==> flow/design.v <==
`timescale 1ns / 1ps
module dff(      
    input clk,  
    input rst,
    input D,     
    output reg Q
);
    always @(posedge clk) begin
        if (rst)
            Q <= 1'b0;
        else
            Q <= D;
    end
endmodule
module debouncer(
    input clk,  
    input rst,
    input btn_in, 
    output btn_out
    );
    wire Q1, Q2, Q2_bar;
    dff dff1(
        .clk (clk),
        .rst (rst),
        .D (btn_in),
        .Q (Q1)
    );
    dff dff2 (
        .clk (clk),
        .rst (rst),
        .D (Q1),
        .Q (Q2)
    );
    assign Q2_bar  = ~Q2;
    assign btn_out = Q2_bar & Q1;
endmodule
`timescale 1ns / 1ps
module select_phase(
    input clk,       
    input rst,
    input sel,       
    input [7: 0] seg,	 
    input [3: 0] an,		 
    output phase,	 
    output reg [27: 0] pships
    );
    reg [2: 0] sel_count;
    assign phase = (sel_count < 3'd4) ? 0: 1;
    reg [27: 0] guess_bit;
    always @* begin
        guess_bit = 28'd0;
        case (an)
            4'b1110: begin
                case (seg)
                    8'b11111110: guess_bit = 28'd1 << 1;
                    8'b11111101: guess_bit = 28'd1 << 0;
                    8'b11111011: guess_bit = 28'd1 << 4;
                    8'b11110111: guess_bit = 28'd1 << 3;
                    8'b11101111: guess_bit = 28'd1 << 2;
                    8'b11011111: guess_bit = 28'd1 << 6;
                    8'b10111111: guess_bit = 28'd1 << 5;
                    default: ;
                endcase
            end
            4'b1101: begin
                case (seg)
                    8'b11111110: guess_bit = 28'd1 << 8;
                    8'b11111101: guess_bit = 28'd1 << 7;
                    8'b11111011: guess_bit = 28'd1 << 11;
                    8'b11110111: guess_bit = 28'd1 << 10;
                    8'b11101111: guess_bit = 28'd1 << 9;
                    8'b11011111: guess_bit = 28'd1 << 13;
                    8'b10111111: guess_bit = 28'd1 << 12;
                    default: ;
                endcase
            end
            4'b1011: begin
                case (seg)
                    8'b11111110: guess_bit = 28'd1 << 15;
                    8'b11111101: guess_bit = 28'd1 << 14;
                    8'b11111011: guess_bit = 28'd1 << 18;
                    8'b11110111: guess_bit = 28'd1 << 17;
                    8'b11101111: guess_bit = 28'd1 << 16;
                    8'b11011111: guess_bit = 28'd1 << 20;
                    8'b10111111: guess_bit = 28'd1 << 19;
                    default: ;
                endcase
            end
            4'b0111: begin
                case (seg)
                    8'b11111110: guess_bit = 28'd1 << 22;
                    8'b11111101: guess_bit = 28'd1 << 21;
                    8'b11111011: guess_bit = 28'd1 << 25;
                    8'b11110111: guess_bit = 28'd1 << 24;
                    8'b11101111: guess_bit = 28'd1 << 23;
                    8'b11011111: guess_bit = 28'd1 << 27;
                    8'b10111111: guess_bit = 28'd1 << 26;
                    default: ;
                endcase
            end
            default: ;
        endcase      
    end
    always @ (posedge clk) begin
        if (rst) begin
            pships <= 0;
            sel_count <= 0;
        end
        else if(sel && sel_count < 4 && phase == 0) begin
            sel_count <= sel_count + 1'b1;     
            pships <= pships + guess_bit;
        end      
    end      
endmodule
`timescale 1ns / 1ps
module select(
    input clk,
    input rst,
    input phase,      
    input sel,       
    input btnU,      
    input btnD,      
    input btnR,      
    input btnL,      
    output reg [3: 0] an,
    output reg [7: 0] seg,
    output [27:0] pships,
    output [27:0] cships
    );
    always @ (posedge clk) begin
            if (rst) begin
                an <= 4'b1110;
                seg <= 8'b11111110;
            end
            else if (seg == 8'b11111110) begin
                if (btnR) begin
                    an <= (an == 4'b1110) ? 
                        4'b0111: (an >> 1'b1) | 4'd8;     
                end
                else begin
                    seg <= 
                    (btnL ? 8'b11111011:
                    btnU ? 8'b11111101: seg);
                end
            end
            else if (seg == 8'b11111101) begin
                if (btnR) begin
                    an <= (an == 4'b1110) ? 
                        4'b0111: (an >> 1'b1) | 4'd8;     
                end
                else begin
                    seg <= 
                    (btnL ? 8'b11110111:
                    btnD ? 8'b11111110: seg);
                end
            end
            else if (seg == 8'b11111011) begin
                seg <= 
                    (btnR ? 8'b11111110:
                    btnL? 8'b11011111:
                    btnU ? 8'b11110111: seg); 
            end
            else if(seg == 8'b11110111) begin
                seg <= 
                    (btnR ? 8'b11111101:
                    btnL ? 8'b10111111:
                    btnD ? 8'b11111011:
                    btnU ? 8'b11101111: seg); 
            end
            else if (seg == 8'b11101111) begin
                seg <= 
                    (btnR ? 8'b11111101:
                    btnL ? 8'b10111111:
                    btnD ? 8'b11110111: seg);
            end
            else if (seg == 8'b11011111) begin
                if (btnL) begin
                    an <= (an == 4'b0111) ?
                        4'b1110: ((an << 1) | 1'b1);     
                end
                else begin
                    seg <= 
                        (btnR ? 8'b11111011:    
                        btnU ? 8'b10111111: seg);
                end
            end
            else if (8'b10111111) begin
                if (btnL) begin 
                    an <= (an == 4'b0111) ?
                        4'b1110: ((an << 1) | 1'b1);     
                end
                else begin
                    seg <= 
                        (btnR ? 8'b11110111:
                        btnD ? 8'b11011111: seg);
                end
            end
            else begin
                seg <= seg;
            end
    end
endmodule
`timescale 1ns / 1ps
module game_phase(
    input clk,
    input sel,       
	 input sw,
	input rst,
	input phase,		 
    input [7: 0] seg,	 
    input [3: 0] an,		 
    output reg [27: 0] pships,  
    output reg [27: 0] sing_guess
    );
    reg [4: 0] sel_count;
    reg [27: 0] guess_bit;
    reg [27: 0] sing_bit;
    always @* begin
        guess_bit = 28'd0;
        sing_bit = 28'd0;
        case (an)
            4'b1110: begin
                case (seg)
                    8'b11111110: begin guess_bit = 28'd1 << 1; sing_bit = 28'd1 << 1; end
                    8'b11111101: begin guess_bit = 28'd1 << 0; sing_bit = 28'd1 << 0; end
                    8'b11111011: begin guess_bit = 28'd1 << 4; sing_bit = 28'd1 << 4; end
                    8'b11110111: begin guess_bit = 28'd1 << 3; sing_bit = 28'd1 << 3; end
                    8'b11101111: begin guess_bit = 28'd1 << 2; sing_bit = 28'd1 << 2; end
                    8'b11011111: begin guess_bit = 28'd1 << 6; sing_bit = 28'd1 << 6; end
                    8'b10111111: begin guess_bit = 28'd1 << 5; sing_bit = 28'd1 << 5; end
                    default: ;
                endcase
            end
            4'b1101: begin
                case (seg)
                    8'b11111110: begin guess_bit = 28'd1 << 8; sing_bit = 28'd1 << 5; end
                    8'b11111101: begin guess_bit = 28'd1 << 7; sing_bit = 28'd1 << 7; end
                    8'b11111011: begin guess_bit = 28'd1 << 11; sing_bit = 28'd1 << 11; end
                    8'b11110111: begin guess_bit = 28'd1 << 10; sing_bit = 28'd1 << 10; end
                    8'b11101111: begin guess_bit = 28'd1 << 9; sing_bit = 28'd1 << 9; end
                    8'b11011111: begin guess_bit = 28'd1 << 13; sing_bit = 28'd1 << 13; end
                    8'b10111111: begin guess_bit = 28'd1 << 12; sing_bit = 28'd1 << 12; end
                    default: ;
                endcase
            end
            4'b1011: begin
                case (seg)
                    8'b11111110: begin guess_bit = 28'd1 << 15; sing_bit = 28'd1 << 15; end
                    8'b11111101: begin guess_bit = 28'd1 << 14; sing_bit = 28'd1 << 14; end
                    8'b11111011: begin guess_bit = 28'd1 << 18; sing_bit = 28'd1 << 18; end
                    8'b11110111: begin guess_bit = 28'd1 << 17; sing_bit = 28'd1 << 17; end
                    8'b11101111: begin guess_bit = 28'd1 << 16; sing_bit = 28'd1 << 16; end
                    8'b11011111: begin guess_bit = 28'd1 << 20; sing_bit = 28'd1 << 20; end
                    8'b10111111: begin guess_bit = 28'd1 << 19; sing_bit = 28'd1 << 19; end
                    default: ;
                endcase
            end
            4'b0111: begin
                case (seg)
                    8'b11111110: begin guess_bit = 28'd1 << 22; sing_bit = 28'd1 << 22; end
                    8'b11111101: begin guess_bit = 28'd1 << 21; sing_bit = 28'd1 << 21; end
                    8'b11111011: begin guess_bit = 28'd1 << 25; sing_bit = 28'd1 << 25; end
                    8'b11110111: begin guess_bit = 28'd1 << 24; sing_bit = 28'd1 << 24; end
                    8'b11101111: begin guess_bit = 28'd1 << 23; sing_bit = 28'd1 << 23; end
                    8'b11011111: begin guess_bit = 28'd1 << 27; sing_bit = 28'd1 << 27; end
                    8'b10111111: begin guess_bit = 28'd1 << 26; sing_bit = 28'd1 << 26; end
                    default: ;
                endcase
            end
            default: ;
        endcase      
    end
    always @ (posedge clk) begin
		if (rst) begin
				sel_count <= 0;
				pships <= 0;
				sing_guess <= 0;
        end else if(!sw && sel && phase) begin
            sel_count <= sel_count + 1'b1;     
            if (guess_bit != 28'd0) begin
                pships <= pships | guess_bit;
                sing_guess <= sing_bit;
            end
        end      
    end      
endmodule
`timescale 1ns / 1ps
module correct_guess_counter(
    input clk,      
    input rst,
    input sel,
    input phase,
    input sw,
    input [27: 0] c_curr_guess,
    input [27: 0] p_curr_guess,
    input [27: 0] cships,
    input [27: 0] pships,
    output finish
    );
    reg [2: 0] c_correct;
    reg [2: 0] p_correct;
    assign finish = (c_correct >= 4 || p_correct >= 4);
    always @(posedge clk) begin
        if (rst) begin
            c_correct <= 0;
            p_correct <= 0;
        end
        else if(phase && sw && sel) begin 
            c_correct <= c_correct + |(pships & c_curr_guess);
        end
        else if(phase && sel && !sw) begin      
            p_correct <= p_correct + |(cships & p_curr_guess);
        end
    end
endmodule
`timescale 1ns / 1ps
module c_guess_generator
(
    input clk,       
    input rst,
	input sel,
    input sw,        
	input phase,
    output reg [27: 0] comp_guess,
    output reg [27: 0] sing_guess
);
    reg [4:0] counter;
    reg [27: 0] guess;
    always @* begin
        case (counter)
            5'd0: guess = 28'h0000020;    
            5'd1: guess = 28'h0000040;    
            5'd2: guess = 28'h0010000;    
            5'd3: guess = 28'h0400000;    
            5'd4: guess = 28'h0000004;    
            5'd5: guess = 28'h0000080;    
            5'd6: guess = 28'h0000400;    
            5'd7: guess = 28'h0000200;    
            5'd8: guess = 28'h2000000;    
            5'd9: guess = 28'h0080000;    
            5'd10: guess = 28'h4000000;    
            5'd11: guess = 28'h0004000;    
            5'd12: guess = 28'h0000010;    
            5'd13: guess = 28'h0000800;    
            5'd14: guess = 28'h0000100;    
            5'd15: guess = 28'h0000008;    
            5'd16: guess = 28'h0040000;    
            5'd17: guess = 28'h0000001;    
            5'd18: guess = 28'h0002000;    
            5'd19: guess = 28'h0001000;    
            5'd20: guess = 28'h0800000;    
            5'd21: guess = 28'h0100000;    
            5'd22: guess = 28'h0200000;    
            5'd23: guess = 28'h1000000;    
            5'd24: guess = 28'h8000000;    
            5'd25: guess = 28'h0000002;    
            5'd26: guess = 28'h0008000;    
            5'd27: guess = 28'h0020000;    
            default: guess = 28'h0000000;
        endcase
    end
    always @ (posedge clk) begin
		if (rst) begin
			  counter <= 0;
			  comp_guess <= 0;
			  sing_guess <= 0;
        end else if (sw && sel && phase && counter < 5'd28) begin         
            comp_guess <= comp_guess | guess;
            sing_guess <= guess;
            counter <= counter + 1;
        end      
    end      
endmodule
`timescale 1ns / 1ps
module vga640x480(
	input clk,		 
	input phase,			 
    input finish,
	input rst,			 
	input [27: 0] pships,		 
	input [27: 0] cships,		 
	input [27: 0] pguess,		 
	input [27: 0] cguess,		 
	output hsync,		 
	output vsync,		 
	output reg [2:0] red,	 
	output reg [2:0] green,  
	output reg [1:0] blue	 
	);
    reg [27: 0] p_guess_res;
    reg [27: 0] c_guess_res;
    parameter hpixels = 800; 
    parameter vlines = 521;  
    parameter hpulse = 96; 	 
    parameter vpulse = 2; 	 
    parameter hbp = 144; 	 
    parameter hfp = 784; 	 
    parameter vbp = 31; 		 
    parameter vfp = 511; 	 
    parameter mid_v = 271 ;	 
    parameter ship_len = 70;	 
    parameter ship_w = 20; 	 
    parameter in_ship_sep = 10;  
    parameter vf_off = 60;	 
    parameter vb_off = 60;	 
    parameter vm_off = 30;   
    parameter horiz_sep = 24 ; 	 
    parameter c_sh1_x = hfp - horiz_sep - ship_w;
    parameter c_sh1_y = vbp + vb_off;
    parameter c_sh2_x = c_sh1_x;
    parameter c_sh2_y = c_sh1_y + ship_len + in_ship_sep;
    parameter c_sh3_x = c_sh1_x - ship_len - in_ship_sep;
    parameter c_sh3_y = c_sh1_y;
    parameter c_sh4_x = c_sh3_x;
    parameter c_sh4_y = c_sh3_y + ship_len;
    parameter c_sh5_x = c_sh4_x;
    parameter c_sh5_y = c_sh4_y + (in_ship_sep + ship_len - ship_w);
    parameter c_sh6_x = c_sh3_x - ship_w - in_ship_sep;
    parameter c_sh6_y = c_sh1_y;
    parameter c_sh7_x = c_sh6_x;
    parameter c_sh7_y = c_sh6_y + ship_len + in_ship_sep;
    parameter c_sh8_x = c_sh6_x - horiz_sep - ship_w;
    parameter c_sh8_y = vbp + vb_off;
    parameter c_sh9_x = c_sh8_x;
    parameter c_sh9_y = c_sh8_y + ship_len + in_ship_sep;
    parameter c_sh10_x = c_sh8_x - ship_len - in_ship_sep;
    parameter c_sh10_y = c_sh8_y;
    parameter c_sh11_x = c_sh10_x;
    parameter c_sh11_y = c_sh10_y + ship_len;
    parameter c_sh12_x = c_sh10_x;
    parameter c_sh12_y = c_sh11_y + (in_ship_sep + ship_len - ship_w);
    parameter c_sh13_x = c_sh10_x - ship_w - in_ship_sep;
    parameter c_sh13_y = c_sh8_y;
    parameter c_sh14_x = c_sh13_x;
    parameter c_sh14_y = c_sh13_y + ship_len + in_ship_sep;
    parameter c_sh15_x = c_sh13_x - horiz_sep - ship_w;
    parameter c_sh15_y = vbp + vb_off;
    parameter c_sh16_x = c_sh15_x;
    parameter c_sh16_y = c_sh15_y + ship_len + in_ship_sep;
    parameter c_sh17_x = c_sh15_x - ship_len - in_ship_sep;
    parameter c_sh17_y = c_sh15_y;
    parameter c_sh18_x = c_sh17_x;
    parameter c_sh18_y = c_sh17_y + ship_len;
    parameter c_sh19_x = c_sh17_x;
    parameter c_sh19_y = c_sh18_y + (in_ship_sep + ship_len - ship_w);
    parameter c_sh20_x = c_sh17_x - ship_w - in_ship_sep;
    parameter c_sh20_y = c_sh15_y;
    parameter c_sh21_x = c_sh20_x;
    parameter c_sh21_y = c_sh20_y + ship_len + in_ship_sep;
    parameter c_sh22_x = c_sh20_x - horiz_sep - ship_w;
    parameter c_sh22_y = vbp + vb_off;
    parameter c_sh23_x = c_sh22_x;
    parameter c_sh23_y = c_sh22_y + ship_len + in_ship_sep;
    parameter c_sh24_x = c_sh22_x - ship_len - in_ship_sep;
    parameter c_sh24_y = c_sh22_y;
    parameter c_sh25_x = c_sh24_x;
    parameter c_sh25_y = c_sh24_y + ship_len;
    parameter c_sh26_x = c_sh24_x;
    parameter c_sh26_y = c_sh25_y + (in_ship_sep + ship_len - ship_w);
    parameter c_sh27_x = c_sh24_x - ship_w - in_ship_sep;
    parameter c_sh27_y = c_sh22_y;
    parameter c_sh28_x = c_sh27_x;
    parameter c_sh28_y = c_sh27_y + ship_len + in_ship_sep;
	parameter p_sh1_x = hfp - horiz_sep - ship_w;
	parameter p_sh1_y = mid_v + vm_off;
	parameter p_sh2_x = p_sh1_x;
	parameter p_sh2_y = p_sh1_y + ship_len + in_ship_sep;
	parameter p_sh3_x = p_sh1_x - ship_len - in_ship_sep;
	parameter p_sh3_y = p_sh1_y;
	parameter p_sh4_x = p_sh3_x;
	parameter p_sh4_y = p_sh3_y + ship_len;
	parameter p_sh5_x = p_sh4_x;
	parameter p_sh5_y = p_sh4_y + (in_ship_sep + ship_len - ship_w);
	parameter p_sh6_x = p_sh3_x - ship_w - in_ship_sep;
	parameter p_sh6_y = p_sh1_y;
	parameter p_sh7_x = p_sh6_x;
	parameter p_sh7_y = p_sh6_y + ship_len + in_ship_sep;
	parameter p_sh8_x = p_sh6_x - horiz_sep - ship_w;
	parameter p_sh8_y = mid_v + vm_off;
	parameter p_sh9_x = p_sh8_x;
	parameter p_sh9_y = p_sh8_y + ship_len + in_ship_sep;
	parameter p_sh10_x = p_sh8_x - ship_len - in_ship_sep;
	parameter p_sh10_y = p_sh8_y;
	parameter p_sh11_x = p_sh10_x;
	parameter p_sh11_y = p_sh10_y + ship_len;
	parameter p_sh12_x = p_sh10_x;
	parameter p_sh12_y = p_sh11_y + (in_ship_sep + ship_len - ship_w);
	parameter p_sh13_x = p_sh10_x - ship_w - in_ship_sep;
	parameter p_sh13_y = p_sh8_y;
	parameter p_sh14_x = p_sh13_x;
	parameter p_sh14_y = p_sh13_y + ship_len + in_ship_sep;
	parameter p_sh15_x = p_sh13_x - horiz_sep - ship_w;
	parameter p_sh15_y = mid_v + vm_off;
	parameter p_sh16_x = p_sh15_x;
	parameter p_sh16_y = p_sh15_y + ship_len + in_ship_sep;
	parameter p_sh17_x = p_sh15_x - ship_len - in_ship_sep;
	parameter p_sh17_y = p_sh15_y;
	parameter p_sh18_x = p_sh17_x;
	parameter p_sh18_y = p_sh17_y + ship_len;
	parameter p_sh19_x = p_sh17_x;
	parameter p_sh19_y = p_sh18_y + (in_ship_sep + ship_len - ship_w);
	parameter p_sh20_x = p_sh17_x - ship_w - in_ship_sep;
	parameter p_sh20_y = p_sh15_y;
	parameter p_sh21_x = p_sh20_x;
	parameter p_sh21_y = p_sh20_y + ship_len + in_ship_sep;
	parameter p_sh22_x = p_sh20_x - horiz_sep - ship_w;
	parameter p_sh22_y = mid_v + vm_off;
	parameter p_sh23_x = p_sh22_x;
	parameter p_sh23_y = p_sh22_y + ship_len + in_ship_sep;
	parameter p_sh24_x = p_sh22_x - ship_len - in_ship_sep;
	parameter p_sh24_y = p_sh22_y;
	parameter p_sh25_x = p_sh24_x;
	parameter p_sh25_y = p_sh24_y + ship_len;
	parameter p_sh26_x = p_sh24_x;
	parameter p_sh26_y = p_sh25_y + (in_ship_sep + ship_len - ship_w);
	parameter p_sh27_x = p_sh24_x - ship_w - in_ship_sep;
	parameter p_sh27_y = p_sh22_y;
	parameter p_sh28_x = p_sh27_x;
	parameter p_sh28_y = p_sh27_y + ship_len + in_ship_sep;
    reg [9:0] hc;
    reg [9:0] vc;
    always @(posedge clk)
    begin
        if (rst) begin
            hc <= 0;
            vc <= 0;
        end
        else if (hc < hpixels - 1)
            hc <= hc + 1;
        else
        begin
            hc <= 0;
            if (vc < vlines - 1)
                vc <= vc + 1;
            else
                vc <= 0;
        end
    end
    assign hsync = (hc < hpulse) ? 0:1;
    assign vsync = (vc < vpulse) ? 0:1;
    always @(posedge clk) begin
      if (rst) begin
        p_guess_res = 0;
        c_guess_res = 0;
        green = 3'b000;
        red = 3'b000;
        blue = 2'b00;
      end
      else begin
        if(phase) begin
            p_guess_res = p_guess_res | (cships & pguess);   
            c_guess_res = c_guess_res | (pships & cguess);   
        end
        if (vc >= c_sh1_y && vc < c_sh1_y + ship_len && hc >= c_sh1_x && hc < c_sh1_x + ship_w) begin
            if (phase && p_guess_res[0] && pguess[0] && !finish) begin
                green = 3'b000;
                red = 3'b111;
                blue = 2'b00;
            end
            else if (phase && !p_guess_res[0] && pguess[0] && !finish) begin
                green = 3'b000;
                red = 3'b000;
                blue = 2'b11;
            end
            else begin
                green = 3'b101;
                red = 3'b101;
                blue = 2'b10;
            end
        end
        else if (vc >= c_sh2_y && vc < c_sh2_y + ship_len && hc >= c_sh2_x && hc < c_sh2_x  + ship_w) begin
            if (phase && p_guess_res[1] && pguess[1] && !finish) begin
                green = 3'b000;
                red = 3'b111;
                blue = 2'b00;
            end
            else if (phase && !p_guess_res[1] && pguess[1] && !finish) begin
                green = 3'b000;
                red = 3'b000;
                blue = 2'b11;
            end
            else begin
                green = 3'b101;
                red = 3'b101;
                blue = 2'b10;
            end
        end
        else if (vc >= c_sh3_y && vc < c_sh3_y + ship_w && hc >= c_sh3_x && hc < c_sh3_x + ship_len) begin
            if (phase && p_guess_res[2] && pguess[2] && !finish) begin
                green = 3'b000;
                red = 3'b111;
                blue = 2'b00;
            end
            else if (phase && !p_guess_res[2] && pguess[2] && !finish) begin
                green = 3'b000;
                red = 3'b000;
                blue = 2'b11;
            end
            else begin
                green = 3'b101;
                red = 3'b101;
                blue = 2'b10;
            end
        end
        else if (vc >= c_sh4_y && vc < c_sh4_y + ship_w && hc >= c_sh4_x && hc < c_sh4_x + ship_len) begin
            if (phase && p_guess_res[3] && pguess[3] && !finish) begin
                green = 3'b000;
                red = 3'b111;
                blue = 2'b00;
            end
            else if (phase && !p_guess_res[3] && pguess[3] && !finish) begin
                green = 3'b000;
                red = 3'b000;
                blue = 2'b11;
            end
            else begin
                green = 3'b101;
                red = 3'b101;
                blue = 2'b10;
            end
        end
        else if (vc >= c_sh5_y && vc < c_sh5_y + ship_w && hc >= c_sh5_x && hc < c_sh5_x + ship_len) begin
            if (phase && p_guess_res[4] && pguess[4] && !finish) begin
                green = 3'b000;
                red = 3'b111;
                blue = 2'b00;
            end
            else if (phase && !p_guess_res[4] && pguess[4] && !finish) begin
                green = 3'b000;
                red = 3'b000;
                blue = 2'b11;
            end
            else begin
                green = 3'b101;
                red = 3'b101;
                blue = 2'b10;
            end
        end
        else if (vc >= c_sh6_y && vc < c_sh6_y + ship_len && hc >= c_sh6_x && hc < c_sh6_x + ship_w) begin
            if (phase && p_guess_res[5] && pguess[5] && !finish) begin
                green = 3'b000;
                red = 3'b111;
                blue = 2'b00;
            end
            else if (phase && !p_guess_res[5] && pguess[5] && !finish) begin
                green = 3'b000;
                red = 3'b000;
                blue = 2'b11;
            end
            else begin
                green = 3'b101;
                red = 3'b101;
                blue = 2'b10;
            end
        end
        else if (vc >= c_sh7_y && vc < c_sh7_y + ship_len && hc >= c_sh7_x && hc < c_sh7_x + ship_w) begin
            if (phase && p_guess_res[6] && pguess[6] && !finish) begin
                green = 3'b000;
                red = 3'b111;
                blue = 2'b00;
            end
            else if (phase && !p_guess_res[6] && pguess[6] && !finish) begin
                green = 3'b000;
                red = 3'b000;
                blue = 2'b11;
            end
            else begin
                green = 3'b101;
                red = 3'b101;
                blue = 2'b10;
            end
        end
        else if (vc >= c_sh8_y && vc < c_sh8_y + ship_len && hc >= c_sh8_x && hc < c_sh8_x + ship_w) begin
            if (phase && p_guess_res && pguess[7] && !finish) begin
                green = 3'b000;
                red = 3'b111;
                blue = 2'b00;
            end
            else if (phase && !p_guess_res && pguess[7] && !finish) begin
                green = 3'b000;
                red = 3'b000;
                blue = 2'b11;
            end
            else begin
                green = 3'b101;
                red = 3'b101;
                blue = 2'b10;
            end
        end
        else if (vc >= c_sh9_y && vc < c_sh9_y + ship_len && hc >= c_sh9_x && hc < c_sh9_x + ship_w) begin
            if (phase && p_guess_res[8] && pguess[8] && !finish) begin
                green = 3'b000;
                red = 3'b111;
                blue = 2'b00;
            end
            else if (phase && !p_guess_res[8] && pguess[8] && !finish) begin
                green = 3'b000;
                red = 3'b000;
                blue = 2'b11;
            end
            else begin
                green = 3'b101;
                red = 3'b101;
                blue = 2'b10;
            end
        end
        else if (vc >= c_sh10_y && vc < c_sh10_y + ship_w && hc >= c_sh10_x && hc < c_sh10_x + ship_len) begin
            if (phase && p_guess_res[9] && pguess[9] && !finish) begin
                green = 3'b000;
                red = 3'b111;
                blue = 2'b00;
            end
            else if (phase && !p_guess_res[9] && pguess[9] && !finish) begin
                green = 3'b000;
                red = 3'b000;
                blue = 2'b11;
            end
            else begin
                green = 3'b101;
                red = 3'b101;
                blue = 2'b10;
            end
        end
        else if (vc >= c_sh11_y && vc < c_sh11_y + ship_w && hc >= c_sh11_x && hc < c_sh11_x + ship_len) begin
            if (phase && p_guess_res[10] && pguess[10] && !finish) begin
                green = 3'b000;
                red = 3'b111;
                blue = 2'b00;
            end
            else if (phase && !p_guess_res[10] && pguess[10] && !finish) begin
                green = 3'b000;
                red = 3'b000;
                blue = 2'b11;
            end
            else begin
                green = 3'b101;
                red = 3'b101;
                blue = 2'b10;
            end
        end
        else if (vc >= c_sh12_y && vc < c_sh12_y + ship_w && hc >= c_sh12_x && hc < c_sh12_x + ship_len) begin
            if (phase && p_guess_res[11] && pguess[11] && !finish) begin
                green = 3'b000;
                red = 3'b111;
                blue = 2'b00;
            end
            else if (phase && !p_guess_res[11] && pguess[11] && !finish) begin
                green = 3'b000;
                red = 3'b000;
                blue = 2'b11;
            end
            else begin
                green = 3'b101;
                red = 3'b101;
                blue = 2'b10;
            end
        end
        else if (vc >= c_sh13_y && vc < c_sh13_y + ship_len && hc >= c_sh13_x && hc < c_sh13_x + ship_w) begin
            if (phase && p_guess_res[12] && pguess[12] && !finish) begin
                green = 3'b000;
                red = 3'b111;
                blue = 2'b00;
            end
            else if (phase && !p_guess_res[12] && pguess[12] && !finish) begin
                green = 3'b000;
                red = 3'b000;
                blue = 2'b11;
            end
            else begin
                green = 3'b101;
                red = 3'b101;
                blue = 2'b10;
            end
        end
        else if (vc >= c_sh14_y && vc < c_sh14_y + ship_len && hc >= c_sh14_x && hc < c_sh14_x + ship_w) begin
            if (phase && p_guess_res[13] && pguess[13] && !finish) begin
                green = 3'b000;
                red = 3'b111;
                blue = 2'b00;
            end
            else if (phase && !p_guess_res[13] && pguess[13] && !finish) begin
                green = 3'b000;
                red = 3'b000;
                blue = 2'b11;
            end
            else begin
                green = 3'b101;
                red = 3'b101;
                blue = 2'b10;
            end
        end
        else if (vc >= c_sh15_y && vc < c_sh15_y + ship_len && hc >= c_sh15_x && hc < c_sh15_x + ship_w) begin
            if (phase && p_guess_res[14] && pguess[14] && !finish) begin
                green = 3'b000;
                red = 3'b111;
                blue = 2'b00;
            end
            else if (phase && !p_guess_res[14] && pguess[14] && !finish) begin
                green = 3'b000;
                red = 3'b000;
                blue = 2'b11;
            end
            else begin
                green = 3'b101;
                red = 3'b101;
                blue = 2'b10;
            end
        end
        else if (vc >= c_sh16_y && vc < c_sh16_y + ship_len && hc >= c_sh16_x && hc < c_sh16_x + ship_w) begin
            if (phase && p_guess_res[15] && pguess[15] && !finish) begin
                green = 3'b000;
                red = 3'b111;
                blue = 2'b00;
            end
            else if (phase && !p_guess_res[15] && pguess[15] && !finish) begin
                green = 3'b000;
                red = 3'b000;
                blue = 2'b11;
            end
            else begin
                green = 3'b101;
                red = 3'b101;
                blue = 2'b10;
            end
        end
        else if (vc >= c_sh17_y && vc < c_sh17_y + ship_w && hc >= c_sh17_x && hc < c_sh17_x + ship_len) begin
            if (phase && p_guess_res[16] && pguess[16] && !finish) begin
                green = 3'b000;
                red = 3'b111;
                blue = 2'b00;
            end
            else if (phase && !p_guess_res[16] && pguess[16] && !finish) begin
                green = 3'b000;
                red = 3'b000;
                blue = 2'b11;
            end
            else begin
                green = 3'b101;
                red = 3'b101;
                blue = 2'b10;
            end
        end
        else if (vc >= c_sh18_y && vc < c_sh18_y + ship_w && hc >= c_sh18_x && hc < c_sh18_x + ship_len) begin
            if (phase && p_guess_res[17] && pguess[17] && !finish) begin
                green = 3'b000;
                red = 3'b111;
                blue = 2'b00;
            end
            else if (phase && !p_guess_res[17] && pguess[17] && !finish) begin
                green = 3'b000;
                red = 3'b000;
                blue = 2'b11;
            end
            else begin
                green = 3'b101;
                red = 3'b101;
                blue = 2'b10;
            end
        end
        else if (vc >= c_sh19_y && vc < c_sh19_y + ship_w && hc >= c_sh19_x && hc < c_sh19_x + ship_len) begin
            if (phase && p_guess_res[18] && pguess[18] && !finish) begin
                green = 3'b000;
                red = 3'b111;
                blue = 2'b00;
            end
            else if (phase && !p_guess_res[18] && pguess[18] && !finish) begin
                green = 3'b000;
                red = 3'b000;
                blue = 2'b11;
            end
            else begin
                green = 3'b101;
                red = 3'b101;
                blue = 2'b10;
            end
        end
        else if (vc >= c_sh20_y && vc < c_sh20_y + ship_len && hc >= c_sh20_x && hc < c_sh20_x + ship_w) begin
            if (phase && p_guess_res[19] && pguess[19] && !finish) begin
                green = 3'b000;
                red = 3'b111;
                blue = 2'b00;
            end
            else if (phase && !p_guess_res[19] && pguess[19] && !finish) begin
                green = 3'b000;
                red = 3'b000;
                blue = 2'b11;
            end
            else begin
                green = 3'b101;
                red = 3'b101;
                blue = 2'b10;
            end
        end
        else if (vc >= c_sh21_y && vc < c_sh21_y + ship_len && hc >= c_sh21_x && hc < c_sh21_x + ship_w) begin
            if (phase && p_guess_res[20] && pguess[20] && !finish) begin
                green = 3'b000;
                red = 3'b111;
                blue = 2'b00;
            end
            else if (phase && !p_guess_res[20] && pguess[20] && !finish) begin
                green = 3'b000;
                red = 3'b000;
                blue = 2'b11;
            end
            else begin
                green = 3'b101;
                red = 3'b101;
                blue = 2'b10;
            end
        end
        else if (vc >= c_sh22_y && vc < c_sh15_y + ship_len && hc >= c_sh22_x && hc < c_sh22_x + ship_w) begin
            if (phase && p_guess_res[21] && pguess[21] && !finish) begin
                green = 3'b000;
                red = 3'b111;
                blue = 2'b00;
            end
            else if (phase && !p_guess_res[21] && pguess[21] && !finish) begin
                green = 3'b000;
                red = 3'b000;
                blue = 2'b11;
            end
            else begin
                green = 3'b101;
                red = 3'b101;
                blue = 2'b10;
            end
        end
        else if (vc >= c_sh23_y && vc < c_sh23_y + ship_len && hc >= c_sh23_x && hc < c_sh23_x + ship_w) begin
            if (phase && p_guess_res[22] && pguess[22] && !finish) begin
                green = 3'b000;
                red = 3'b111;
                blue = 2'b00;
            end
            else if (phase && !p_guess_res[22] && pguess[22] && !finish) begin
                green = 3'b000;
                red = 3'b000;
                blue = 2'b11;
            end
            else begin
                green = 3'b101;
                red = 3'b101;
                blue = 2'b10;
            end
        end
        else if (vc >= c_sh24_y && vc < c_sh24_y + ship_w && hc >= c_sh24_x && hc < c_sh24_x + ship_len) begin
            if (phase && p_guess_res[23] && pguess[23] && !finish) begin
                green = 3'b000;
                red = 3'b111;
                blue = 2'b00;
            end
            else if (phase && !p_guess_res[23] && pguess[23] && !finish) begin
                green = 3'b000;
                red = 3'b000;
                blue = 2'b11;
            end
            else begin
                green = 3'b101;
                red = 3'b101;
                blue = 2'b10;
            end
        end
        else if (vc >= c_sh25_y && vc < c_sh25_y + ship_w && hc >= c_sh26_x && hc < c_sh26_x + ship_len) begin
            if (phase && p_guess_res[24] && pguess[24] && !finish) begin
                green = 3'b000;
                red = 3'b111;
                blue = 2'b00;
            end
            else if (phase && !p_guess_res[24] && pguess[24] && !finish) begin
                green = 3'b000;
                red = 3'b000;
                blue = 2'b11;
            end
            else begin
                green = 3'b101;
                red = 3'b101;
                blue = 2'b10;
            end
        end
        else if (vc >= c_sh26_y && vc < c_sh26_y + ship_w && hc >= c_sh26_x && hc < c_sh26_x + ship_len) begin
            if (phase && p_guess_res[25] && pguess[25] && !finish) begin
                green = 3'b000;
                red = 3'b111;
                blue = 2'b00;
            end
            else if (phase && !p_guess_res[25] && pguess[25] && !finish) begin
                green = 3'b000;
                red = 3'b000;
                blue = 2'b11;
            end
            else begin
                green = 3'b101;
                red = 3'b101;
                blue = 2'b10;
            end
        end
        else if (vc >= c_sh27_y && vc < c_sh27_y + ship_len && hc >= c_sh27_x && hc < c_sh27_x + ship_w) begin
            if (phase && p_guess_res[26] && pguess[26] && !finish) begin
                green = 3'b000;
                red = 3'b111;
                blue = 2'b00;
            end
            else if (phase && !p_guess_res[26] && pguess[26] && !finish) begin
                green = 3'b000;
                red = 3'b000;
                blue = 2'b11;
            end
            else begin
                green = 3'b101;
                red = 3'b101;
                blue = 2'b10;
            end
        end
        else if (vc >= c_sh28_y && vc < c_sh28_y + ship_len && hc >= c_sh28_x && hc < c_sh28_x + ship_w) begin
            if (phase && p_guess_res[27] && pguess[27] && !finish) begin
                green = 3'b000;
                red = 3'b111;
                blue = 2'b00;
            end
            else if (phase && !p_guess_res[27] && pguess[27] && !finish) begin
                green = 3'b000;
                red = 3'b000;
                blue = 2'b11;
            end
            else begin
                green = 3'b101;
                red = 3'b101;
                blue = 2'b10;
            end
        end
		else if (vc >= p_sh1_y && vc < p_sh1_y + ship_len && hc >= p_sh1_x && hc < p_sh1_x + ship_w) begin
				if (phase && c_guess_res[0] && cguess[0] && !finish) begin
					green = 3'b000;
					red = 3'b111;
					blue = 2'b00;
				end
				else if (pships[0] && !finish) begin
					green = 3'b111;
					red = 3'b111;
					blue = 2'b11;
				end
				else if (phase && !c_guess_res[0] && cguess[0] && !finish) begin
					green = 3'b000;
					red = 3'b000;
					blue = 2'b11;
				end
				else begin
					green = 3'b101;
					red = 3'b101;
					blue = 2'b10;
				end
		end
		else if (vc >= p_sh2_y && vc < p_sh2_y + ship_len && hc >= p_sh2_x && hc < p_sh2_x  + ship_w) begin
				if (phase && c_guess_res[1] && cguess[1] && !finish) begin
					green = 3'b000;
					red = 3'b111;
					blue = 2'b00;
				end
				else if (pships[1] && !finish) begin
					green = 3'b111;
					red = 3'b111;
					blue = 2'b11;
				end
				else if (phase && !c_guess_res[1] && cguess[1] && !finish) begin
					green = 3'b000;
					red = 3'b000;
					blue = 2'b11;
				end
				else begin
					green = 3'b101;
					red = 3'b101;
					blue = 2'b10;
				end
		end
		else if (vc >= p_sh3_y && vc < p_sh3_y + ship_w && hc >= p_sh3_x && hc < p_sh3_x + ship_len) begin
				if (phase && c_guess_res[2] && cguess[2] && !finish) begin
					green = 3'b000;
					red = 3'b111;
					blue = 2'b00;
				end
				else if (pships[2] && !finish) begin
					green = 3'b111;
					red = 3'b111;
					blue = 2'b11;
				end
				else if (phase && !c_guess_res[2] && cguess[2] && !finish) begin
					green = 3'b000;
					red = 3'b000;
					blue = 2'b11;
				end
				else begin
					green = 3'b101;
					red = 3'b101;
					blue = 2'b10;
				end
		end
		else if (vc >= p_sh4_y && vc < p_sh4_y + ship_w && hc >= p_sh4_x && hc < p_sh4_x + ship_len) begin
				if (phase && c_guess_res[3] && cguess[3] && !finish) begin
					green = 3'b000;
					red = 3'b111;
					blue = 2'b00;
				end
				else if (pships[3] && !finish) begin
					green = 3'b111;
					red = 3'b111;
					blue = 2'b11;
				end
				else if (phase && !c_guess_res[3] && cguess[3] && !finish) begin
					green = 3'b000;
					red = 3'b000;
					blue = 2'b11;
				end
				else begin
					green = 3'b101;
					red = 3'b101;
					blue = 2'b10;
				end
		end
		else if (vc >= p_sh5_y && vc < p_sh5_y + ship_w && hc >= p_sh5_x && hc < p_sh5_x + ship_len) begin
				if (phase && c_guess_res[4] && cguess[4] && !finish) begin
					green = 3'b000;
					red = 3'b111;
					blue = 2'b00;
				end
				else if (pships[4] && !finish) begin
					green = 3'b111;
					red = 3'b111;
					blue = 2'b11;
				end
				else if (phase && !c_guess_res[4] && cguess[4] && !finish) begin
					green = 3'b000;
					red = 3'b000;
					blue = 2'b11;
				end
				else begin
					green = 3'b101;
					red = 3'b101;
					blue = 2'b10;
				end
		end
		else if (vc >= p_sh6_y && vc < p_sh6_y + ship_len && hc >= p_sh6_x && hc < p_sh6_x + ship_w) begin
				if (phase && c_guess_res[5] && cguess[5] && !finish) begin
					green = 3'b000;
					red = 3'b111;
					blue = 2'b00;
				end
				else if (pships[5] && !finish) begin
					green = 3'b111;
					red = 3'b111;
					blue = 2'b11;
				end
				else if (phase && !c_guess_res[5] && cguess[5] && !finish) begin
					green = 3'b000;
					red = 3'b000;
					blue = 2'b11;
				end
				else begin
					green = 3'b101;
					red = 3'b101;
					blue = 2'b10;
				end
		end
		else if (vc >= p_sh7_y && vc < p_sh7_y + ship_len && hc >= p_sh7_x && hc < p_sh7_x + ship_w) begin
				if (phase && c_guess_res[6] && cguess[6] && !finish) begin
					green = 3'b000;
					red = 3'b111;
					blue = 2'b00;
				end
				else if (pships[6] && !finish) begin
					green = 3'b111;
					red = 3'b111;
					blue = 2'b11;
				end
				else if (phase && !c_guess_res[6] && cguess[6] && !finish) begin
					green = 3'b000;
					red = 3'b000;
					blue = 2'b11;
				end
				else begin
					green = 3'b101;
					red = 3'b101;
					blue = 2'b10;
				end
		end
		else if (vc >= p_sh8_y && vc < p_sh8_y + ship_len && hc >= p_sh8_x && hc < p_sh8_x + ship_w) begin
				if (phase && c_guess_res[7] && cguess[7] && !finish) begin
					green = 3'b000;
					red = 3'b111;
					blue = 2'b00;
				end
				else if (pships[7] && !finish) begin
					green = 3'b111;
					red = 3'b111;
					blue = 2'b11;
				end
				else if (phase && !c_guess_res[7] && cguess[7] && !finish) begin
					green = 3'b000;
					red = 3'b000;
					blue = 2'b11;
				end
				else begin
					green = 3'b101;
					red = 3'b101;
					blue = 2'b10;
				end
		end
		else if (vc >= p_sh9_y && vc < p_sh9_y + ship_len && hc >= p_sh9_x && hc < p_sh9_x + ship_w) begin
				if (phase && c_guess_res[8] && cguess[8] && !finish) begin
					green = 3'b000;
					red = 3'b111;
					blue = 2'b00;
				end
				else if (pships[8] && !finish) begin
					green = 3'b111;
					red = 3'b111;
					blue = 2'b11;
				end
				else if (phase && !c_guess_res[8] && cguess[8] && !finish) begin
					green = 3'b000;
					red = 3'b000;
					blue = 2'b11;
				end
				else begin
					green = 3'b101;
					red = 3'b101;
					blue = 2'b10;
				end
		end
		else if (vc >= p_sh10_y && vc < p_sh10_y + ship_w && hc >= p_sh10_x && hc < p_sh10_x + ship_len) begin
				if (phase && c_guess_res[9] && cguess[9] && !finish) begin
					green = 3'b000;
					red = 3'b111;
					blue = 2'b00;
				end
				else if (pships[9] && !finish) begin
					green = 3'b111;
					red = 3'b111;
					blue = 2'b11;
				end
				else if (phase && !c_guess_res[9] && cguess[9] && !finish) begin
					green = 3'b000;
					red = 3'b000;
					blue = 2'b11;
				end
				else begin
					green = 3'b101;
					red = 3'b101;
					blue = 2'b10;
				end
		end
		else if (vc >= p_sh11_y && vc < p_sh11_y + ship_w && hc >= p_sh11_x && hc < p_sh11_x + ship_len) begin
				if (phase && c_guess_res[10] && cguess[10] && !finish) begin
					green = 3'b000;
					red = 3'b111;
					blue = 2'b00;
				end
				else if (pships[10] && !finish) begin
					green = 3'b111;
					red = 3'b111;
					blue = 2'b11;
				end
				else if (phase && !c_guess_res[10] && cguess[10] && !finish) begin
					green = 3'b000;
					red = 3'b000;
					blue = 2'b11;
				end
				else begin
					green = 3'b101;
					red = 3'b101;
					blue = 2'b10;
				end
		end
		else if (vc >= p_sh12_y && vc < p_sh12_y + ship_w && hc >= p_sh12_x && hc < p_sh12_x + ship_len) begin
				if (phase && c_guess_res[11] && cguess[11] && !finish) begin
					green = 3'b000;
					red = 3'b111;
					blue = 2'b00;
				end
				else if (pships[11] && !finish) begin
					green = 3'b111;
					red = 3'b111;
					blue = 2'b11;
				end
				else if (phase && !c_guess_res[11] && cguess[11] && !finish) begin
					green = 3'b000;
					red = 3'b000;
					blue = 2'b11;
				end
				else begin
					green = 3'b101;
					red = 3'b101;
					blue = 2'b10;
				end
		end
		else if (vc >= p_sh13_y && vc < p_sh13_y + ship_len && hc >= p_sh13_x && hc < p_sh13_x + ship_w) begin
				if (phase && c_guess_res[12] && cguess[12] && !finish) begin
					green = 3'b000;
					red = 3'b111;
					blue = 2'b00;
				end
				else if (pships[12] && !finish) begin
					green = 3'b111;
					red = 3'b111;
					blue = 2'b11;
				end
				else if (phase && !c_guess_res[12] && cguess[12] && !finish) begin
					green = 3'b000;
					red = 3'b000;
					blue = 2'b11;
				end
				else begin
					green = 3'b101;
					red = 3'b101;
					blue = 2'b10;
				end
		end
		else if (vc >= p_sh14_y && vc < p_sh14_y + ship_len && hc >= p_sh14_x && hc < p_sh14_x + ship_w) begin
				if (phase && c_guess_res[13] && cguess[13] && !finish) begin
					green = 3'b000;
					red = 3'b111;
					blue = 2'b00;
				end
				else if (pships[13] && !finish) begin
					green = 3'b111;
					red = 3'b111;
					blue = 2'b11;
				end
				else if (phase && !c_guess_res[13] && cguess[13] && !finish) begin
					green = 3'b000;
					red = 3'b000;
					blue = 2'b11;
				end
				else begin
					green = 3'b101;
					red = 3'b101;
					blue = 2'b10;
				end
		end
		else if (vc >= p_sh15_y && vc < p_sh15_y + ship_len && hc >= p_sh15_x && hc < p_sh15_x + ship_w) begin
				if (phase && c_guess_res[14] && cguess[14] && !finish) begin
					green = 3'b000;
					red = 3'b111;
					blue = 2'b00;
				end
				else if (pships[14] && !finish) begin
					green = 3'b111;
					red = 3'b111;
					blue = 2'b11;
				end
				else if (phase && !c_guess_res[14] && cguess[14] && !finish) begin
					green = 3'b000;
					red = 3'b000;
					blue = 2'b11;
				end
				else begin
					green = 3'b101;
					red = 3'b101;
					blue = 2'b10;
				end
		end
		else if (vc >= p_sh16_y && vc < p_sh16_y + ship_len && hc >= p_sh16_x && hc < p_sh16_x + ship_w) begin
				if (phase && c_guess_res[15] && cguess[15] && !finish) begin
					green = 3'b000;
					red = 3'b111;
					blue = 2'b00;
				end
				else if (pships[15] && !finish) begin
					green = 3'b111;
					red = 3'b111;
					blue = 2'b11;
				end
				else if (phase && !c_guess_res[15] && cguess[15] && !finish) begin
					green = 3'b000;
					red = 3'b000;
					blue = 2'b11;
				end
				else begin
					green = 3'b101;
					red = 3'b101;
					blue = 2'b10;
				end
		end
		else if (vc >= p_sh17_y && vc < p_sh17_y + ship_w && hc >= p_sh17_x && hc < p_sh17_x + ship_len) begin
				if (phase && c_guess_res[16] && cguess[16] && !finish) begin
					green = 3'b000;
					red = 3'b111;
					blue = 2'b00;
				end
				else if (pships[16] && !finish) begin
					green = 3'b111;
					red = 3'b111;
					blue = 2'b11;
				end
				else if (phase && !c_guess_res[16] && cguess[16] && !finish) begin
					green = 3'b000;
					red = 3'b000;
					blue = 2'b11;
				end
				else begin
					green = 3'b101;
					red = 3'b101;
					blue = 2'b10;
				end
		end
		else if (vc >= p_sh18_y && vc < p_sh18_y + ship_w && hc >= p_sh18_x && hc < p_sh18_x + ship_len) begin
				if (phase && c_guess_res[17] && cguess[17] && !finish) begin
					green = 3'b000;
					red = 3'b111;
					blue = 2'b00;
				end
				else if (pships[17] && !finish) begin
					green = 3'b111;
					red = 3'b111;
					blue = 2'b11;
				end
				else if (phase && !c_guess_res[17] && cguess[17] && !finish) begin
					green = 3'b000;
					red = 3'b000;
					blue = 2'b11;
				end
				else begin
					green = 3'b101;
					red = 3'b101;
					blue = 2'b10;
				end
		end
		else if (vc >= p_sh19_y && vc < p_sh19_y + ship_w && hc >= p_sh19_x && hc < p_sh19_x + ship_len) begin
				if (phase && c_guess_res[18] && cguess[18] && !finish) begin
					green = 3'b000;
					red = 3'b111;
					blue = 2'b00;
				end
				else if (pships[18] && !finish) begin
					green = 3'b111;
					red = 3'b111;
					blue = 2'b11;
				end
				else if (phase && !c_guess_res[18] && cguess[18] && !finish) begin
					green = 3'b000;
					red = 3'b000;
					blue = 2'b11;
				end
				else begin
					green = 3'b101;
					red = 3'b101;
					blue = 2'b10;
				end
		end
		else if (vc >= p_sh20_y && vc < p_sh20_y + ship_len && hc >= p_sh20_x && hc < p_sh20_x + ship_w) begin
				if (phase && c_guess_res[19] && cguess[19] && !finish) begin
					green = 3'b000;
					red = 3'b111;
					blue = 2'b00;
				end
				else if (pships[19] && !finish) begin
					green = 3'b111;
					red = 3'b111;
					blue = 2'b11;
				end
				else if (phase && !c_guess_res[19] && cguess[19] && !finish) begin
					green = 3'b000;
					red = 3'b000;
					blue = 2'b11;
				end
				else begin
					green = 3'b101;
					red = 3'b101;
					blue = 2'b10;
				end
		end
		else if (vc >= p_sh21_y && vc < p_sh21_y + ship_len && hc >= p_sh21_x && hc < p_sh21_x + ship_w) begin
				if (phase && c_guess_res[20] && cguess[20] && !finish) begin
					green = 3'b000;
					red = 3'b111;
					blue = 2'b00;
				end
				else if (pships[20] && !finish) begin
					green = 3'b111;
					red = 3'b111;
					blue = 2'b11;
				end
				else if (phase && !c_guess_res[20] && cguess[20] && !finish) begin
					green = 3'b000;
					red = 3'b000;
					blue = 2'b11;
				end
				else begin
					green = 3'b101;
					red = 3'b101;
					blue = 2'b10;
				end
		end
		else if (vc >= p_sh22_y && vc < p_sh15_y + ship_len && hc >= p_sh22_x && hc < p_sh22_x + ship_w) begin
				if (phase && c_guess_res[21] && cguess[21] && !finish) begin
					green = 3'b000;
					red = 3'b111;
					blue = 2'b00;
				end
				else if (pships[21] && !finish) begin
					green = 3'b111;
					red = 3'b111;
					blue = 2'b11;
				end
				else if (phase && !c_guess_res[21] && cguess[21] && !finish) begin
					green = 3'b000;
					red = 3'b000;
					blue = 2'b11;
				end
				else begin
					green = 3'b101;
					red = 3'b101;
					blue = 2'b10;
				end
		end
		else if (vc >= p_sh23_y && vc < p_sh23_y + ship_len && hc >= p_sh23_x && hc < p_sh23_x + ship_w) begin
				if (phase && c_guess_res[22] && cguess[22] && !finish) begin
					green = 3'b000;
					red = 3'b111;
					blue = 2'b00;
				end
				else if (pships[22] && !finish) begin
					green = 3'b111;
					red = 3'b111;
					blue = 2'b11;
				end
				else if (phase && !c_guess_res[22] && cguess[22] && !finish) begin
					green = 3'b000;
					red = 3'b000;
					blue = 2'b11;
				end
				else begin
					green = 3'b101;
					red = 3'b101;
					blue = 2'b10;
				end
		end
		else if (vc >= p_sh24_y && vc < p_sh24_y + ship_w && hc >= p_sh24_x && hc < p_sh24_x + ship_len) begin
				if (phase && c_guess_res[23] && cguess[23] && !finish) begin
					green = 3'b000;
					red = 3'b111;
					blue = 2'b00;
				end
				else if (pships[23] && !finish) begin
					green = 3'b111;
					red = 3'b111;
					blue = 2'b11;
				end
				else if (phase && !c_guess_res[23] && cguess[23] && !finish) begin
					green = 3'b000;
					red = 3'b000;
					blue = 2'b11;
				end
				else begin
					green = 3'b101;
					red = 3'b101;
					blue = 2'b10;
				end
		end
		else if (vc >= p_sh25_y && vc < p_sh25_y + ship_w && hc >= p_sh26_x && hc < p_sh26_x + ship_len) begin
				if (phase && c_guess_res[24] && cguess[24] && !finish) begin
					green = 3'b000;
					red = 3'b111;
					blue = 2'b00;
				end
				else if (pships[24] && !finish) begin
					green = 3'b111;
					red = 3'b111;
					blue = 2'b11;
				end
				else if (phase && !c_guess_res[24] && cguess[24] && !finish) begin
					green = 3'b000;
					red = 3'b000;
					blue = 2'b11;
				end
				else begin
					green = 3'b101;
					red = 3'b101;
					blue = 2'b10;
				end
		end
		else if (vc >= p_sh26_y && vc < p_sh26_y + ship_w && hc >= p_sh26_x && hc < p_sh26_x + ship_len) begin
				if (phase && c_guess_res[25] && cguess[25] && !finish) begin
					green = 3'b000;
					red = 3'b111;
					blue = 2'b00;
				end
				else if (pships[25] && !finish) begin
					green = 3'b111;
					red = 3'b111;
					blue = 2'b11;
				end
				else if (phase && !c_guess_res[25] && cguess[25] && !finish) begin
					green = 3'b000;
					red = 3'b000;
					blue = 2'b11;
				end
				else begin
					green = 3'b101;
					red = 3'b101;
					blue = 2'b10;
				end
		end
		else if (vc >= p_sh27_y && vc < p_sh27_y + ship_len && hc >= p_sh27_x && hc < p_sh27_x + ship_w) begin
				if (phase && c_guess_res[26] && cguess[26] && !finish) begin
					green = 3'b000;
					red = 3'b111;
					blue = 2'b00;
				end
				else if (pships[26] && !finish) begin
					green = 3'b111;
					red = 3'b111;
					blue = 2'b11;
				end
				else if (phase && !c_guess_res[26] && cguess[26] && !finish) begin
					green = 3'b000;
					red = 3'b000;
					blue = 2'b11;
				end
				else begin
					green = 3'b101;
					red = 3'b101;
					blue = 2'b10;
				end
		end
		else if (vc >= p_sh28_y && vc < p_sh28_y + ship_len && hc >= p_sh28_x && hc < p_sh28_x + ship_w) begin
				if (phase && c_guess_res[27] && cguess[27] && !finish) begin
					green = 3'b000;
					red = 3'b111;
					blue = 2'b00;
				end
				else if (pships[27] && !finish) begin
					green = 3'b111;
					red = 3'b111;
					blue = 2'b11;
				end
				else if (phase && !c_guess_res[27] && cguess[27] && !finish) begin
					green = 3'b000;
					red = 3'b000;
					blue = 2'b11;
				end
				else begin
					green = 3'b101;
					red = 3'b101;
					blue = 2'b10;
				end
		end
        else begin
            green = 3'b000;
            red = 3'b000;
            blue = 2'b00;
        end
      end
    end
endmodule
`timescale 1ns / 1ps
module battle_ship(
      input wire clk,			 
      input wire clr,
      input wire btnU,
      input wire btnD,
      input wire btnR,
      input wire btnL,
      input wire sel,
	    input sw,
      output wire [2:0] red,	 
      output wire [2:0] green,   
      output wire [1:0] blue,	     
      output wire [3:0] an,
      output wire [7:0] seg,
      output wire hsync,		 
      output wire vsync			 
	);
	wire clock_4Hz = clk;
	wire clock_25Mhz = clk;
	wire turn;
	wire phase;
  wire finish;
	wire [27: 0] pships;
	wire [27: 0] cships;
  wire [27: 0] c_curr_guess;
  wire [27: 0] p_curr_guess;
	assign cships = 28'b1000000100010000000000010000;
	wire db_btnR;
	wire db_btnL;
	wire db_btnU;
	wire db_btnD;
	wire db_btnSel;
	wire db_btnRst;
	debouncer db_r(
    .clk (clock_4Hz),
		.rst (clr),
    .btn_in (btnR),
    .btn_out (db_btnR)
	);
	debouncer db_l(
		.clk (clock_4Hz),
		.rst (clr),
		.btn_in (btnL),
		.btn_out (db_btnL)
	);
	debouncer db_u(
		.clk (clock_4Hz),
		.rst (clr),
		.btn_in (btnU),
		.btn_out (db_btnU)
	);
	debouncer db_d(
		.clk (clock_4Hz),
		.rst (clr),
		.btn_in (btnD),
		.btn_out (db_btnD)
	);
	debouncer db_sel(
		.clk (clock_4Hz),
		.rst (clr),
		.btn_in (sel),
		.btn_out (db_btnSel)
	);
	assign db_btnRst = clr;
	wire [27:0] cguess;
	wire [27:0] pguess;
	vga640x480 myDisplay(
		.clk(clock_25Mhz),
		.rst(clr),
		.phase(phase),
    .finish (finish),
		.cships(cships),
		.pships(pships),
		.hsync(hsync),
		.vsync(vsync),
		.cguess(cguess),
		.pguess(pguess),
		.red(red),
		.green(green),
		.blue(blue)
	);
	select_phase confirm_select(
		.clk (clock_4Hz),
		.rst (clr),
		.sel (db_btnSel),
		.seg (seg),
		.an (an),
		.phase (phase),
		.pships (pships)
	);
	select mySelections(
		.clk (clock_4Hz),
		.rst (db_btnRst),     	 
		.phase (phase),   		 
		.sel  (db_btnSel),     	 
		.btnU (db_btnU),
		.btnR (db_btnR),
		.btnL (db_btnL),
		.btnD (db_btnD),
		.seg (seg),
		.an (an)
	);
  correct_guess_counter correct_guesses(
      .clk (clock_4Hz),
      .rst (clr),
      .sel (db_btnSel),
      .phase(phase),
      .sw (sw),
      .c_curr_guess (c_curr_guess),
      .p_curr_guess (p_curr_guess),
      .cships (cships),
      .pships (pships),
      .finish (finish)
  ); 
	game_phase myGame(     
		.clk (clock_4Hz),
		.sel (db_btnSel),    
		.rst (db_btnRst),
		.phase (phase),	
		.sw (sw),
		.seg (seg),
		.an (an),
		.pships (pguess),     
    .sing_guess (p_curr_guess)     
	);
	c_guess_generator cguesses
	(
		 .clk (clock_4Hz),
		 .sel (db_btnSel),          
		 .rst (db_btnRst),
		 .sw (sw),
		 .phase (phase),
		 .comp_guess (cguess),
     .sing_guess (c_curr_guess)    
	);
endmodule
# Tool chain data of battle_ship
# Tool output for the design above, in the order of the flow.
# Line numbers count from 1 in the design file above.
# Operators carry their Yosys type and port widths (W data, S select, Z words).
# Not given: n/a
[inputs] design="battle_ship" clock_port="clk" cell_library="sky130hd" pvt_corner="tt_025C_1v80"

# Elaborated design
# Source: Yosys, flattened and elaborated, memories not mapped. Widths are those after wreduce. Print and check cells do not count.
# Memory sizes are those after Yosys's memory passes, which may raise the word count (mostly to a power of two), join words into wider ones and drop unused or constant bits.
[bits] reg_bits=260 latchBits=0 mem_bits_rw=0 mem_bits_ro=896 clocked_rd_ports_x_width=28 memories=1 inputBits=8 out_inout_bits=22 word_cells=1251
[classes] n_addsub=7 n_mul=0 n_div=0 compare=49 eq_ne=23 shift=0 n_mux=558 n_logic=19 n_reduce_logical=566
[memory_table] memory="(name not given)" words=32 width=28 rd=1 write_ports=0 line=330 rtl="case (counter)"
[ops] op="$mux W3" n=308
[ops] op="$logic_and A1 B1 Y1" n=496
[ops] op="$mux W2" n=140
[ops] op="$pmux W28 S4" n=2
[ops] op="$mux W8" n=28
[ops] op="$pmux W28 S7" n=1
[ops] op="$pmux W14 S7" n=2
[ops] op="$pmux W21 S7" n=1
[ops] op="$or A28 B28 Y28" n=4
[ops] op="$mux W28" n=4
[ops] op="$ge A10 B9 Y1 const B" n=10
[ops] op="$lt A10 B9 Y1 const B" n=10
# Not listed: further kinds 46, cells in them 216.

# Logic depth
# Longest topological path by Yosys (ltp), each cell counted once; first at word level (registers and memories cut), then after technology mapping (sequential cells cut; the memories' decode and read muxes count).
[depth] depth_word=67 ABC_AREA=0 depth_mapped=21 depth_no_buf=20

# Netlist
# Yosys stat after the flow's synthesis: flattened, memories mapped to cells. It holds for the ABC_AREA given above (unset counts as 0); a run with the other value may have another netlist.
[mapped] stdcells=1848 yosys_area_um2=13879.6 seqArea_um2=4744.6 ffs=237 buffers=111
[by_type] type="sky130_fd_sc_hd__dfxtp_1" n=237 area_total_um2=4744.55
[by_type] type="sky130_fd_sc_hd__nor2_1" n=307 area_total_um2=1.15E+03
[by_type] type="sky130_fd_sc_hd__a21oi_1" n=192 area_total_um2=960.922
[by_type] type="sky130_fd_sc_hd__nand2_1" n=220 area_total_um2=825.792
[by_type] type="sky130_fd_sc_hd__ha_1" n=38 area_total_um2=475.456
[by_type] type="sky130_fd_sc_hd__a31oi_1" n=66 area_total_um2=412.896
[by_type] type="sky130_fd_sc_hd__o21ai_0" n=72 area_total_um2=360.346
[by_type] type="sky130_fd_sc_hd__nand3_1" n=63 area_total_um2=315.302
[by_type] type="sky130_fd_sc_hd__nor3_1" n=46 area_total_um2=230.221
[by_type] type="sky130_fd_sc_hd__clkbuf_1" n=60 area_total_um2=225.216
# Other cell types: 93; their cells: 547.
# The figures by module come from a second, unflattened synthesis with its own total; it is not the netlist above.
[hier_totals] cells_unflattened=2413 area_unflattened_um2=18526.5
# Rows give one instance, submodules left out.
[modules] mod="vga640x480" instances=1 n_cells=1168 area_um2=7861.3 mod_seq_area_um2=1641.6
[modules] mod="c_guess_generator" instances=1 n_cells=334 area_um2=3051.7 mod_seq_area_um2=1781.7
[modules] mod="select_phase" instances=1 n_cells=385 area_um2=2825.2 mod_seq_area_um2=620.6
[modules] mod="game_phase" instances=1 n_cells=241 area_um2=2357.3 mod_seq_area_um2=1101.1
[modules] mod="select" instances=1 n_cells=193 area_um2=1452.6 mod_seq_area_um2=220.2
[modules] mod="correct_guess_counter" instances=1 n_cells=65 area_um2=564.3 mod_seq_area_um2=120.1
[modules] mod="dff" instances=10 n_cells=2 area_um2=33.8 mod_seq_area_um2=20.0
# Modules not listed: 2.

# Path before layout
# OpenSTA on the mapped netlist: ideal clock, no wires. The path of least setup slack (recovery checks aside). Input and output delay are each 20% of the period. Register names are those of the netlist, which keeps one name where synthesis merged equal registers.
[synth_path] path_kind="flip-flop to flip-flop" from="register mySelections.seg[3]" to="register confirm_select.pships[27]" clock_period_ns=10.0 setup_time_ns=0.070 launch_ns=0.000 arrival_time_ns=3.761 required_ns=9.930 path_slack_ns=6.169 delay_ns=3.831 path_stages=20 path_buffers=1 synth_period_reached_ns=3.831
# "delay_ns" is the arrival time less input delay plus setup time.
# "path_stages": output pins that drive a net of the path, with the launching flip-flop's if there is one; two outputs of one cell count as two.
# "synth_period_reached_ns" = period - worst setup slack (recovery checks aside). The figure is calculated, with input and output delays left at 20% of the set period.
# The rows between start and end are the longest chain of elaborated cells between them; the timing report does not say that the signal goes this way. Where chains are equally long, one stands for them.
# Each line given opens the expression or statement behind the cell; cells for indexed reads and writes are added by Yosys, which also makes memories of some case tables.
# A register here has more assigning lines than the two given.
[synth_via] cell_sequence="sky130_fd_sc_hd__dfxtp_1 > sky130_fd_sc_hd__clkbuf_1 > sky130_fd_sc_hd__nand4_1 > sky130_fd_sc_hd__inv_1 > sky130_fd_sc_hd__and2_1 > sky130_fd_sc_hd__nand3b_1 > sky130_fd_sc_hd__nor2_1 > sky130_fd_sc_hd__ha_1 > (+4 left out) > sky130_fd_sc_hd__a2bb2oi_2 > sky130_fd_sc_hd__a41oi_1 > sky130_fd_sc_hd__a21oi_1 > sky130_fd_sc_hd__nand4_1 > sky130_fd_sc_hd__and4b_1 > sky130_fd_sc_hd__xor2_1 > sky130_fd_sc_hd__or3_1 > sky130_fd_sc_hd__a21oi_1" elab_chain_cells=4 cells_between=13 classes_between="1 x add/sub; 7 x eq/ne; 5 x mux"
[synth_lines] element="start, declared" line=126 rtl="output reg [7: 0] seg,"
[synth_lines] element="start, assigned" line=141 rtl="seg <="
[synth_lines] element="start, assigned" line=152 rtl="seg <="
[synth_lines] element="$eq A8 B8 Y1" line=90 rtl="case (seg)"
[synth_lines] element="$pmux W28 S7" line=90
[synth_lines] element="$pmux W28 S4" line=52 rtl="case (an)"
[synth_lines] element="$add A28 B28 Y28" line=111 rtl="pships <= pships + guess_bit;"
[synth_lines] element="end, assigned" line=106 rtl="pships <= 0;"
[synth_lines] element="end, assigned" line=111
[synth_lines] element="end, declared" line=45 rtl="output reg [27: 0] pships"

# Path in the finished layout
# From the final timing report of flow run A: the path of least setup slack in the routed layout; clock arrival at registers is part of the times.
[layout_path] path_kind="flip-flop to flip-flop" from="register mySelections.seg[4]" to="register confirm_select.pships[26]" clock_period_ns=5.22 setup_time_ns=0.14 launch_ns=0.55 arrival_time_ns=4.81 required_ns=5.63 path_slack_ns=0.82 path_stages=21 path_buffers=0
# The rows between start and end are the longest chain of elaborated cells between them; the timing report does not say that the signal goes this way. Where chains are equally long, one stands for them.
# A register here has more assigning lines than the two given.
[layout_via] cell_sequence="sky130_fd_sc_hd__dfxtp_1 > sky130_fd_sc_hd__nand4_1 > sky130_fd_sc_hd__inv_1 > sky130_fd_sc_hd__and2_1 > sky130_fd_sc_hd__nand3b_1 > sky130_fd_sc_hd__nor2_1 > sky130_fd_sc_hd__ha_1 > sky130_fd_sc_hd__inv_1 > (+5 left out) > sky130_fd_sc_hd__a21oi_1 > sky130_fd_sc_hd__a311oi_1 > sky130_fd_sc_hd__nand4_1 > sky130_fd_sc_hd__nand3_1 > sky130_fd_sc_hd__o22ai_1 > sky130_fd_sc_hd__nor2b_1 > sky130_fd_sc_hd__or4_1 > sky130_fd_sc_hd__a31oi_1" elab_chain_cells=4 cells_between=13 classes_between="1 x add/sub; 7 x eq/ne; 5 x mux"
[layout_lines] element="start, declared" line=126 rtl="output reg [7: 0] seg,"
[layout_lines] element="start, assigned" line=141 rtl="seg <="
[layout_lines] element="start, assigned" line=152 rtl="seg <="
[layout_lines] element="$eq A8 B8 Y1" line=90 rtl="case (seg)"
[layout_lines] element="$pmux W28 S7" line=90
[layout_lines] element="$pmux W28 S4" line=52 rtl="case (an)"
[layout_lines] element="$add A28 B28 Y28" line=111 rtl="pships <= pships + guess_bit;"
[layout_lines] element="end, assigned" line=106 rtl="pships <= 0;"
[layout_lines] element="end, assigned" line=111
[layout_lines] element="end, declared" line=45 rtl="output reg [27: 0] pships"

## Implementation results

Design battle_ship on sky130hd. What follows are 3 stored runs of the flow, each under its own settings; their order means nothing. The constraints put input and output delay at 20% of the set period each and load the outputs with 0.01 pF.
"timing.achieved_period_ns" = clock period - worst setup slack. The figure is calculated, with input and output delays left at 20% of the set period.
By "timing.worst_path_ns" is meant the share of the clock period that the worst setup path is allowed (20% is reserved at inputs, 20% at outputs), minus its slack. Clock arrival times at its registers enter into it.
"fin_power_mw": no workload was simulated; the value follows from the tool's default switching activity.

[flow] flow run A: files
==> flow/run.sh <==
#!/bin/bash
# the make line also repeats the synthesis and layout settings of config.mk as NAME=value (left out here)
make -C /OpenROAD-flow-scripts/flow DESIGN_CONFIG=/design/flow/config.mk WORK_HOME=/design/flow/orfs CLKGATE_MAP_FILE= finish
==> flow/config.mk <==
export PLATFORM = sky130hd
export DESIGN_NAME = battle_ship
export DESIGN_NICKNAME = battle_ship
export VERILOG_FILES = /design/flow/design.v
export SDC_FILE = /design/flow/constraint.sdc
export NUM_CORES = 4
export LEC_CHECK = 0
export CAP_MARGIN = 20
export CORE_ASPECT_RATIO = 0.81
export CORE_MARGIN = 2
export CORE_UTILIZATION = 56
export GPL_ROUTABILITY_DRIVEN = 1
export SLEW_MARGIN = 20
export TNS_END_PERCENT = 60
==> flow/constraint.sdc <==
create_clock -name core_clock -period 5.22 [get_ports {clk}]
set_input_delay 1.0440 -clock core_clock [delete_from_list [all_inputs] [get_ports {clk}]]
set_output_delay 1.0440 -clock core_clock [all_outputs]
set_load 0.01 [all_outputs]

[flow] flow run A: metrics
[metrics] die_um2 = 26067.6
[metrics] stdcell_area_um2 = 15001.9
[metrics] fin_power_mw = 4.275
[metrics] tns_setup_ns = 0.000
[metrics] timing.achieved_period_ns = 4.397
[metrics] finish.utilization_pct = 62.0
[metrics] post_synth_area_um2 = 13879.6
[metrics] holdWs_ns = 0.432
[metrics] worstSetupSlack_ns = 0.823
[metrics] timing.worst_path_ns = 4.40
[metrics] path_kind = flip-flop to flip-flop

[flow] flow run B: files
==> flow/run.sh <==
#!/bin/bash
# the make line also repeats the synthesis and layout settings of config.mk as NAME=value (left out here)
make -C /OpenROAD-flow-scripts/flow DESIGN_CONFIG=/design/flow/config.mk WORK_HOME=/design/flow/orfs CLKGATE_MAP_FILE= finish
==> flow/config.mk <==
export PLATFORM = sky130hd
export DESIGN_NAME = battle_ship
export DESIGN_NICKNAME = battle_ship
export VERILOG_FILES = /design/flow/design.v
export SDC_FILE = /design/flow/constraint.sdc
export NUM_CORES = 4
export LEC_CHECK = 0
export ABC_AREA = 0
export CAP_MARGIN = 25
export CORE_ASPECT_RATIO = 1.85
export CORE_MARGIN = 2
export CORE_UTILIZATION = 25
export CTS_CLUSTER_SIZE = 58
export GPL_ROUTABILITY_DRIVEN = 0
export GPL_TIMING_DRIVEN = 1
export PLACE_DENSITY_LB_ADDON = 0.3
export SLEW_MARGIN = 20
export TNS_END_PERCENT = 70
==> flow/constraint.sdc <==
create_clock -name core_clock -period 4.84 [get_ports {clk}]
set_input_delay 0.9680 -clock core_clock [delete_from_list [all_inputs] [get_ports {clk}]]
set_output_delay 0.9680 -clock core_clock [all_outputs]
set_load 0.01 [all_outputs]

[flow] flow run B: metrics
[metrics] die_um2 = 57509.2
[metrics] stdcell_area_um2 = 15620.0
[metrics] fin_power_mw = 4.583
[metrics] tns_setup_ns = 0.000
[metrics] timing.achieved_period_ns = 4.510
[metrics] finish.utilization_pct = 28.5
[metrics] post_synth_area_um2 = 13879.6
[metrics] holdWs_ns = 0.447
[metrics] worstSetupSlack_ns = 0.330
[metrics] timing.worst_path_ns = 4.51
[metrics] path_kind = flip-flop to flip-flop

[flow] flow run C: files
==> flow/run.sh <==
#!/bin/bash
# the make line also repeats the synthesis and layout settings of config.mk as NAME=value (left out here)
make -C /OpenROAD-flow-scripts/flow DESIGN_CONFIG=/design/flow/config.mk WORK_HOME=/design/flow/orfs CLKGATE_MAP_FILE= finish
==> flow/config.mk <==
export PLATFORM = sky130hd
export DESIGN_NAME = battle_ship
export DESIGN_NICKNAME = battle_ship
export VERILOG_FILES = /design/flow/design.v
export SDC_FILE = /design/flow/constraint.sdc
export NUM_CORES = 4
export LEC_CHECK = 0
export CAP_MARGIN = 20
export CORE_MARGIN = 2
export CORE_UTILIZATION = 27
export SLEW_MARGIN = 20
==> flow/constraint.sdc <==
create_clock -name core_clock -period 4.75 [get_ports {clk}]
set_input_delay 0.9500 -clock core_clock [delete_from_list [all_inputs] [get_ports {clk}]]
set_output_delay 0.9500 -clock core_clock [all_outputs]
set_load 0.01 [all_outputs]

[flow] flow run C: metrics
[metrics] die_um2 = 53236.3
[metrics] stdcell_area_um2 = 15642.5
[metrics] fin_power_mw = 4.733
[metrics] tns_setup_ns = 0.000
[metrics] timing.achieved_period_ns = 4.237
[metrics] finish.utilization_pct = 30.6
[metrics] post_synth_area_um2 = 13879.6
[metrics] holdWs_ns = 0.432
[metrics] worstSetupSlack_ns = 0.513
[metrics] timing.worst_path_ns = 4.24
[metrics] path_kind = flip-flop to flip-flop
